==> flow/design.v <==
`timescale 1ns/1ps
module solution (
    input clk,
    input rst,
    input row_valid,
    input [281:0] row_data,
    output reg [63:0] splitters_hit,
    output reg done
);
    localparam WIDTH = 141;
    localparam HEIGHT = 142;
    localparam ROW_BITS = 282;
    reg [31:0] y;
    reg [WIDTH-1:0] active_mask;
    reg [ROW_BITS-1:0] current_row_data;
    wire [WIDTH-1:0] next_active;
    wire [15:0]      row_hit_count;  
    genvar i;
    wire [WIDTH-1:0] effective_active;
    wire [WIDTH-1:0] is_split;
    wire [WIDTH-1:0] beam_throwing_left;  
    wire [WIDTH-1:0] beam_throwing_right;  
    wire [WIDTH-1:0] beam_passing_down;    
    generate
        for (i=0; i<WIDTH; i=i+1) begin : cells
            wire [1:0] code = current_row_data[2*i+1 : 2*i];
            assign is_split[i] = (code == 2'd1);
            wire is_source = (code == 2'd2);
            assign effective_active[i] = active_mask[i] | is_source;
            assign beam_throwing_left[i]  = effective_active[i] & is_split[i];
            assign beam_throwing_right[i] = effective_active[i] & is_split[i];
            assign beam_passing_down[i]   = effective_active[i] & (~is_split[i]);
        end
    endgenerate
    generate
        for (i=0; i<WIDTH; i=i+1) begin : routing
            wire from_left;
            wire from_right;
            wire from_up;
            if (i == 0) assign from_left = 0;
            else assign from_left = beam_throwing_right[i-1];  
            if (i == WIDTH-1) assign from_right = 0;
            else assign from_right = beam_throwing_left[i+1];  
            assign from_up = beam_passing_down[i];
            assign next_active[i] = from_left | from_right | from_up;
        end
    endgenerate
    reg [15:0] pop_count;
    integer k;
    always @(*) begin
        pop_count = 0;
        for (k=0; k<WIDTH; k=k+1) begin
            if (effective_active[k] && is_split[k]) begin
                pop_count = pop_count + 1;
            end
        end
    end
    always @(posedge clk) begin
        if (rst) begin
            y <= 0;
            active_mask <= 0;
            splitters_hit <= 0;
            done <= 0;
        end else begin
            if (!done && row_valid) begin
                splitters_hit <= splitters_hit + pop_count;
                active_mask <= next_active;
                if (y == HEIGHT - 1) begin
                    done <= 1;
                end else begin
                    y <= y + 1;
                end
            end
        end
    end
    always @(*) begin
        current_row_data = row_data;
    end
endmodule
# == Tool chain data of solution ==
# Module solution before and after one edit of its RTL, step after step.
# Lines under "before" count in the file above, lines under "after" in the edited file.
# "diff" is "after" less "before", of the values as shown; "rel_change_pct" is that difference over "before", in percent.
# A cell with - has no value.
# setup
design,solution
clock_port,clk
library,sky130hd
lib_corner,tt_025C_1v80

# == Edit of the RTL ==
# The edit as a unified diff against the file above.
# This change comes from a script, not from a designer. No optimisation was intended, and the edited design may behave differently.
# begin of diff
@@ -5,5 +5,5 @@
     input row_valid,
     input [281:0] row_data,
-    output reg [63:0] splitters_hit,
+    output reg [47:0] splitters_hit,
     output reg done
 );
# end of diff

# == Elaborated design ==
# Counts by Yosys on the flattened word-level netlist (proc, flatten, opt, wreduce; memories kept). Register bits leave out memories and registers merged into their read ports (data or address); mux counts leave out enables and synchronous resets folded into registers. Print and check cells are left out. Cells with the same type and inputs are merged into one.
# bits
element,before,after,diff,rel_change_pct
ff_bits,238,222,-16,-6.72
out_inout_bits,65,49,-16,-24.62
input_bits,285,285,0,0.00
# op_classes
element,before,after,diff,rel_change_pct
logic,845,845,0,0.00
reduce_logical,145,145,0,0.00
add_sub_neg,142,142,0,0.00
muxes,141,141,0,0.00
equal,283,283,0,0.00
# op_table
cell,before,after,diff,rel_change_pct
adder 64 x 16 -> 64 bit,1,0,-1,-100.00
adder 48 x 16 -> 48 bit,0,1,1,-
OR 1 bit,421,421,0,0.00
bitwise AND 1 bit,282,282,0,0.00
logical AND 1 bit,142,142,0,0.00
NOT 1 bit,142,142,0,0.00
equality test 2 x 1 -> 1 bit (second input constant),141,141,0,0.00
equality test 2 bit (second input constant),141,141,0,0.00
adder 16 x 1 -> 16 bit (second input constant),140,140,0,0.00
2-to-1 mux 16 bit,140,140,0,0.00
AND reduction 2 bit,2,2,0,0.00
adder 32 x 1 -> 32 bit (second input constant),1,1,0,0.00
equality test 32 x 8 -> 1 bit (second input constant),1,1,0,0.00
logical NOT 1 bit,1,1,0,0.00
2-to-1 mux 1 bit,1,1,0,0.00

# == Depth ==
# Yosys ltp: most cells in a row. Word level: on the elaborated netlist, between registers, memories and ports. Mapped: between sequential cells and ports; inverters and the memories' decode and read muxes count.
# logic_depth
element,before,after,diff,rel_change_pct
word_depth,285,285,0,0.00
abc_area,0,0,-,-
depth_mapped,471,478,7,1.49
mapped_depth_nobuf,470,478,8,1.70

# == Mapped cells and area ==
# Source: synth_stat.txt of the flow (Yosys; design flattened, memories mapped). It holds for the ABC_AREA given above (unset counts as 0); a run with the other value may have another netlist.
# types
type,before,after,diff,rel_change_pct
sky130_fd_sc_hd__xnor2_1,893,744,-149,-16.69
sky130_fd_sc_hd__nor2_1,958,851,-107,-11.17
sky130_fd_sc_hd__nand2_1,850,751,-99,-11.65
sky130_fd_sc_hd__xnor3_1,134,96,-38,-28.36
sky130_fd_sc_hd__nor3_1,219,251,32,14.61
sky130_fd_sc_hd__mux2i_1,109,79,-30,-27.52
sky130_fd_sc_hd__nor4_1,46,76,30,65.22
sky130_fd_sc_hd__or2_2,134,105,-29,-21.64
sky130_fd_sc_hd__xor2_1,421,393,-28,-6.65
sky130_fd_sc_hd__o22ai_1,141,117,-24,-17.02
sky130_fd_sc_hd__xnor2_2,62,40,-22,-35.48
sky130_fd_sc_hd__nand3b_1,152,131,-21,-13.82
sky130_fd_sc_hd__nor2b_1,223,203,-20,-8.97
sky130_fd_sc_hd__a311oi_1,136,117,-19,-13.97
sky130_fd_sc_hd__and4_1,31,14,-17,-54.84
sky130_fd_sc_hd__dfxtp_1,238,222,-16,-6.72
sky130_fd_sc_hd__inv_1,290,305,15,5.17
sky130_fd_sc_hd__nor3b_1,61,46,-15,-24.59
# The list need not be complete.
# synth_totals
element,before,after,diff,rel_change_pct
ffs,238,222,-16,-6.72
mapped_area_mm2,0.0580369,0.0527619,-0.0052750,-9.09
buffers,229,202,-27,-11.79
seq_area_mm2,0.0047646,0.0044443,-0.0003203,-6.72
cell_count,7969,7333,-636,-7.98

# == Timing after synthesis ==
# Path of least setup slack by OpenSTA after synthesis, without wires, with an ideal clock, recovery checks aside; 20% of the period is set as input and as output delay. Where synthesis merged equal registers, the netlist keeps one of their names.
# synth_path
element,before,after,diff,rel_change_pct
kind,input to register,input to register,-,-
startpoint,in row_data[3],in row_data[3],-,-
endpoint,reg splitters_hit[58],reg splitters_hit[47],-,-
delay_ps,80318,82767,2449,3.05
required_time_ps,99872,99872,0,0.00
arrival_ps,100190,102639,2449,2.44
slack_ps,-317,-2767,-2450,-
in_delay_ps,20000,20000,0,0.00
launch_ps,20000,20000,0,0.00
clock_period_ps,100000,100000,0,0.00
path_stages,454,467,13,2.86
synth_period_reached_ps,100317,102767,2450,2.44
# "delay_ps" is the arrival time less input delay plus setup time.
# "path_stages" counts driving pins, that of a launching flip-flop among them; a cell with two outputs on the path counts twice.
# "synth_period_reached_ps" = period - worst setup slack (recovery checks aside). The figure is calculated, with input and output delays left at 20% of the set period.
# Between the ends stands the longest chain of elaborated cells between them, by number of cells; it is not shown to be the way that was timed. Of several equally long chains one is given.
# A line is the first line of the expression or statement that the cell stems from. Yosys adds cells for indexed reads and writes and turns some case tables into memories.
# synth_between_before
cell_sequence,sky130_fd_sc_hd__nand3b_1 sky130_fd_sc_hd__ha_1 sky130_fd_sc_hd__inv_1 sky130_fd_sc_hd__xnor3_2 sky130_fd_sc_hd__ha_1 sky130_fd_sc_hd__nor4bb_1 sky130_fd_sc_hd__a21oi_1 sky130_fd_sc_hd__ha_1 sky130_fd_sc_hd__nor4bb_1 sky130_fd_sc_hd__a21o_1 sky130_fd_sc_hd__a31oi_1 sky130_fd_sc_hd__xnor2_1 sky130_fd_sc_hd__a21oi_1 sky130_fd_sc_hd__ha_1 sky130_fd_sc_hd__or4bb_1 sky130_fd_sc_hd__o311ai_1 sky130_fd_sc_hd__a22oi_1 sky130_fd_sc_hd__ha_1 [... 418 more ...] sky130_fd_sc_hd__nand3b_1 sky130_fd_sc_hd__nand2_1 sky130_fd_sc_hd__xor2_1 sky130_fd_sc_hd__or3_1 sky130_fd_sc_hd__or3_1 sky130_fd_sc_hd__a21oi_1 sky130_fd_sc_hd__xnor3_1 sky130_fd_sc_hd__ha_1 sky130_fd_sc_hd__o21ai_0 sky130_fd_sc_hd__a21oi_1 sky130_fd_sc_hd__nand4_1 sky130_fd_sc_hd__nor3_1 sky130_fd_sc_hd__and3_1 sky130_fd_sc_hd__clkbuf_1 sky130_fd_sc_hd__nor2b_1 sky130_fd_sc_hd__nand4_1 sky130_fd_sc_hd__xor2_1 sky130_fd_sc_hd__nor2_1
elab_chain_cells,283
# synth_rtl_before
element,line_no,text
start: declaration,6,"input [281:0] row_data,"
equality test 2 bit,28,wire is_source = (code == 2'd2);
OR 1 bit,29,assign effective_active[i] = active_mask[i] | is_source;
logical AND 1 bit,53,if (effective_active[k] && is_split[k]) begin
2-to-1 mux 16 bit,53,
adder 16 x 1 -> 16 bit,54,pop_count = pop_count + 1;
2-to-1 mux 16 bit,53,
adder 16 x 1 -> 16 bit,54,
[... 269 more ...],-,
adder 16 x 1 -> 16 bit,54,
2-to-1 mux 16 bit,53,
adder 16 x 1 -> 16 bit,54,
2-to-1 mux 16 bit,53,
adder 16 x 1 -> 16 bit,54,
2-to-1 mux 16 bit,53,
adder 64 x 16 -> 64 bit,66,splitters_hit <= splitters_hit + pop_count;
end: assignment,62,splitters_hit <= 0;
end: assignment,66,
end: declaration,7,"output reg [63:0] splitters_hit,"
# synth_between_after
cell_sequence,sky130_fd_sc_hd__nand3b_1 sky130_fd_sc_hd__ha_1 sky130_fd_sc_hd__and4b_1 sky130_fd_sc_hd__a211oi_1 sky130_fd_sc_hd__o21ai_0 sky130_fd_sc_hd__o21a_1 sky130_fd_sc_hd__ha_1 sky130_fd_sc_hd__nor4bb_1 sky130_fd_sc_hd__a21oi_1 sky130_fd_sc_hd__ha_1 sky130_fd_sc_hd__and2_1 sky130_fd_sc_hd__a31oi_1 sky130_fd_sc_hd__nand2_1 sky130_fd_sc_hd__ha_1 sky130_fd_sc_hd__nand2_1 sky130_fd_sc_hd__o211ai_1 sky130_fd_sc_hd__xnor2_1 sky130_fd_sc_hd__a22o_1 [... 431 more ...] sky130_fd_sc_hd__a211oi_1 sky130_fd_sc_hd__nand2_1 sky130_fd_sc_hd__nor2_4 sky130_fd_sc_hd__xnor3_1 sky130_fd_sc_hd__nor3b_1 sky130_fd_sc_hd__xnor3_1 sky130_fd_sc_hd__ha_1 sky130_fd_sc_hd__nor2b_1 sky130_fd_sc_hd__o21ai_0 sky130_fd_sc_hd__nand2b_1 sky130_fd_sc_hd__a21oi_1 sky130_fd_sc_hd__nor2_1 sky130_fd_sc_hd__nand4_1 sky130_fd_sc_hd__nor2_1 sky130_fd_sc_hd__nand3_1 sky130_fd_sc_hd__or4_1 sky130_fd_sc_hd__xor2_1 sky130_fd_sc_hd__nor2_1
elab_chain_cells,283
# synth_rtl_after
element,line_no,text
start: declaration,6,"input [281:0] row_data,"
equality test 2 bit,28,wire is_source = (code == 2'd2);
OR 1 bit,29,assign effective_active[i] = active_mask[i] | is_source;
logical AND 1 bit,53,if (effective_active[k] && is_split[k]) begin
2-to-1 mux 16 bit,53,
adder 16 x 1 -> 16 bit,54,pop_count = pop_count + 1;
2-to-1 mux 16 bit,53,
adder 16 x 1 -> 16 bit,54,
[... 269 more ...],-,
adder 16 x 1 -> 16 bit,54,
2-to-1 mux 16 bit,53,
adder 16 x 1 -> 16 bit,54,
2-to-1 mux 16 bit,53,
adder 16 x 1 -> 16 bit,54,
2-to-1 mux 16 bit,53,
adder 48 x 16 -> 48 bit,66,splitters_hit <= splitters_hit + pop_count;
end: assignment,62,splitters_hit <= 0;
end: assignment,66,
end: declaration,7,"output reg [47:0] splitters_hit,"

# == Worst path after layout ==
# Path of least setup slack in the final report of each run of set A (OpenROAD, finished layout, wires in). Where an end is a register, its clock arrival counts in the times.
# The path's times are printed in steps of 10 ps; the period is the one set.
# layout_path
element,before,after,diff,rel_change_pct
kind,input to register,input to register,-,-
startpoint,in row_data[1],in row_data[3],-,-
endpoint,reg splitters_hit[63],reg splitters_hit[35],-,-
clock_period_ps,96900,96900,0,0.00
launch_ps,19380,19380,0,0.00
in_delay_ps,19380,19380,0,0.00
required_time_ps,97350,97400,50,0.05
path_stages,454,485,31,6.83
arrival_ps,93490,95580,2090,2.24
slack_ps,3860,1820,-2040,-
# Between the ends stands the longest chain of elaborated cells between them, by number of cells; it is not shown to be the way that was timed. Of several equally long chains one is given.
# layout_between_before
cell_sequence,sky130_fd_sc_hd__dlymetal6s2s_1 sky130_fd_sc_hd__nand3b_1 sky130_fd_sc_hd__buf_6 sky130_fd_sc_hd__ha_1 sky130_fd_sc_hd__nand4b_1 sky130_fd_sc_hd__o21ai_4 sky130_fd_sc_hd__xor2_2 sky130_fd_sc_hd__nand2_1 sky130_fd_sc_hd__nand2_2 sky130_fd_sc_hd__ha_4 sky130_fd_sc_hd__nor4bb_4 sky130_fd_sc_hd__a21oi_2 sky130_fd_sc_hd__ha_1 sky130_fd_sc_hd__nor4bb_4 sky130_fd_sc_hd__a21o_1 sky130_fd_sc_hd__a31oi_1 sky130_fd_sc_hd__xnor2_1 sky130_fd_sc_hd__a21oi_1 [... 418 more ...] sky130_fd_sc_hd__or3_4 sky130_fd_sc_hd__or3_1 sky130_fd_sc_hd__a21oi_2 sky130_fd_sc_hd__xnor3_1 sky130_fd_sc_hd__ha_4 sky130_fd_sc_hd__buf_4 sky130_fd_sc_hd__inv_1 sky130_fd_sc_hd__o21ai_1 sky130_fd_sc_hd__buf_4 sky130_fd_sc_hd__and3_4 sky130_fd_sc_hd__nand3_4 sky130_fd_sc_hd__nor3_4 sky130_fd_sc_hd__nand3_2 sky130_fd_sc_hd__nor2_2 sky130_fd_sc_hd__buf_6 sky130_fd_sc_hd__nand4_1 sky130_fd_sc_hd__xor2_1 sky130_fd_sc_hd__nor2_1
elab_chain_cells,285
# layout_rtl_before
element,line_no,text
start: declaration,6,"input [281:0] row_data,"
equality test 2 bit,28,wire is_source = (code == 2'd2);
OR 1 bit,29,assign effective_active[i] = active_mask[i] | is_source;
logical AND 1 bit,53,if (effective_active[k] && is_split[k]) begin
2-to-1 mux 1 bit,53,
adder 16 x 1 -> 16 bit,54,pop_count = pop_count + 1;
2-to-1 mux 16 bit,53,
adder 16 x 1 -> 16 bit,54,
[... 271 more ...],-,
adder 16 x 1 -> 16 bit,54,
2-to-1 mux 16 bit,53,
adder 16 x 1 -> 16 bit,54,
2-to-1 mux 16 bit,53,
adder 16 x 1 -> 16 bit,54,
2-to-1 mux 16 bit,53,
adder 64 x 16 -> 64 bit,66,splitters_hit <= splitters_hit + pop_count;
end: assignment,62,splitters_hit <= 0;
end: assignment,66,
end: declaration,7,"output reg [63:0] splitters_hit,"
# layout_between_after
cell_sequence,sky130_fd_sc_hd__dlymetal6s2s_1 sky130_fd_sc_hd__nand3b_1 sky130_fd_sc_hd__buf_6 sky130_fd_sc_hd__ha_4 sky130_fd_sc_hd__and4b_2 sky130_fd_sc_hd__a211oi_2 sky130_fd_sc_hd__o21ai_2 sky130_fd_sc_hd__o21a_1 sky130_fd_sc_hd__ha_4 sky130_fd_sc_hd__nor4bb_4 sky130_fd_sc_hd__a21oi_2 sky130_fd_sc_hd__ha_1 sky130_fd_sc_hd__and2_4 sky130_fd_sc_hd__a31oi_4 sky130_fd_sc_hd__nand2_1 sky130_fd_sc_hd__ha_1 sky130_fd_sc_hd__nand2_1 sky130_fd_sc_hd__o211ai_1 [... 449 more ...] sky130_fd_sc_hd__buf_4 sky130_fd_sc_hd__nor3b_2 sky130_fd_sc_hd__mux2_4 sky130_fd_sc_hd__nor2b_2 sky130_fd_sc_hd__xnor3_2 sky130_fd_sc_hd__ha_4 sky130_fd_sc_hd__nor2b_2 sky130_fd_sc_hd__o21ai_1 sky130_fd_sc_hd__nand2b_1 sky130_fd_sc_hd__a21oi_2 sky130_fd_sc_hd__nor2_1 sky130_fd_sc_hd__nand4_1 sky130_fd_sc_hd__nor2_2 sky130_fd_sc_hd__nand3_2 sky130_fd_sc_hd__buf_6 sky130_fd_sc_hd__buf_6 sky130_fd_sc_hd__or3_1 sky130_fd_sc_hd__a21oi_1
elab_chain_cells,283
# layout_rtl_after
element,line_no,text
start: declaration,6,"input [281:0] row_data,"
equality test 2 bit,28,wire is_source = (code == 2'd2);
OR 1 bit,29,assign effective_active[i] = active_mask[i] | is_source;
logical AND 1 bit,53,if (effective_active[k] && is_split[k]) begin
2-to-1 mux 16 bit,53,
adder 16 x 1 -> 16 bit,54,pop_count = pop_count + 1;
2-to-1 mux 16 bit,53,
adder 16 x 1 -> 16 bit,54,
[... 269 more ...],-,
adder 16 x 1 -> 16 bit,54,
2-to-1 mux 16 bit,53,
adder 16 x 1 -> 16 bit,54,
2-to-1 mux 16 bit,53,
adder 16 x 1 -> 16 bit,54,
2-to-1 mux 16 bit,53,
adder 48 x 16 -> 48 bit,66,splitters_hit <= splitters_hit + pop_count;
end: assignment,62,splitters_hit <= 0;
end: assignment,66,
end: declaration,7,"output reg [47:0] splitters_hit,"

# == Measured runs ==
# Runs of the flow (Yosys, OpenROAD) on both versions; the two runs of a pair have the same settings. The constraints put input and output delay at 20% of the set period each and load the outputs with 0.01 pF.
# flow_settings_set_A
period_ns,96.9
CAP_MARGIN,20
CORE_MARGIN,2
CORE_UTILIZATION,40
SLEW_MARGIN,20
# measured_set_A
element,before,after,diff,rel_change_pct
finalCellArea_mm2,0.0708179,0.064896,-0.0059219,-8.36
setup_tns_ps,0,0,0,-
finalUtil_pct,49.2,49.5,0.3,-
yosys_chip_area_mm2,0.0580369,0.0527619,-0.0052750,-9.09
total_power_mw,1.044,1.051,0.007,0.67
worst_setup_slack_ps,3858,1819,-2039,-
timing.hold.ws_ps,480,480,0,-
clock_period_reached_ps,93042,95081,2039,2.19
dieArea_mm2,0.148156,0.134825,-0.013331,-9.00
# flow_settings_set_B
CORE_ASPECT_RATIO,0.58
CORE_UTILIZATION,32
CTS_CLUSTER_SIZE,57
PLACE_DENSITY_LB_ADDON,0.12
SETUP_SLACK_MARGIN,-2.0
TNS_END_PERCENT,45
period_ns,63.1
CAP_MARGIN,20
CORE_MARGIN,2
SLEW_MARGIN,20
# measured_set_B
element,before,after,diff,rel_change_pct
finalCellArea_mm2,0.0849928,0.0768099,-0.0081829,-9.63
setup_tns_ps,-1405360,-1186430,218930,-
finalUtil_pct,47.4,46.9,-0.5,-
yosys_chip_area_mm2,0.0580369,0.0527619,-0.0052750,-9.09
total_power_mw,1.860,1.751,-0.109,-5.86
worst_setup_slack_ps,-23086,-26080,-2994,-
timing.hold.ws_ps,498,479,-19,-
clock_period_reached_ps,86186,89180,2994,3.47
dieArea_mm2,0.184917,0.168265,-0.016652,-9.01
# "clock_period_reached_ps" is the run's clock period less its worst setup slack. It is reckoned from that one timing run; input and output delays stay at 20% of the period that was set.
# "total_power_mw": no workload was simulated; the value follows from the tool's default switching activity.
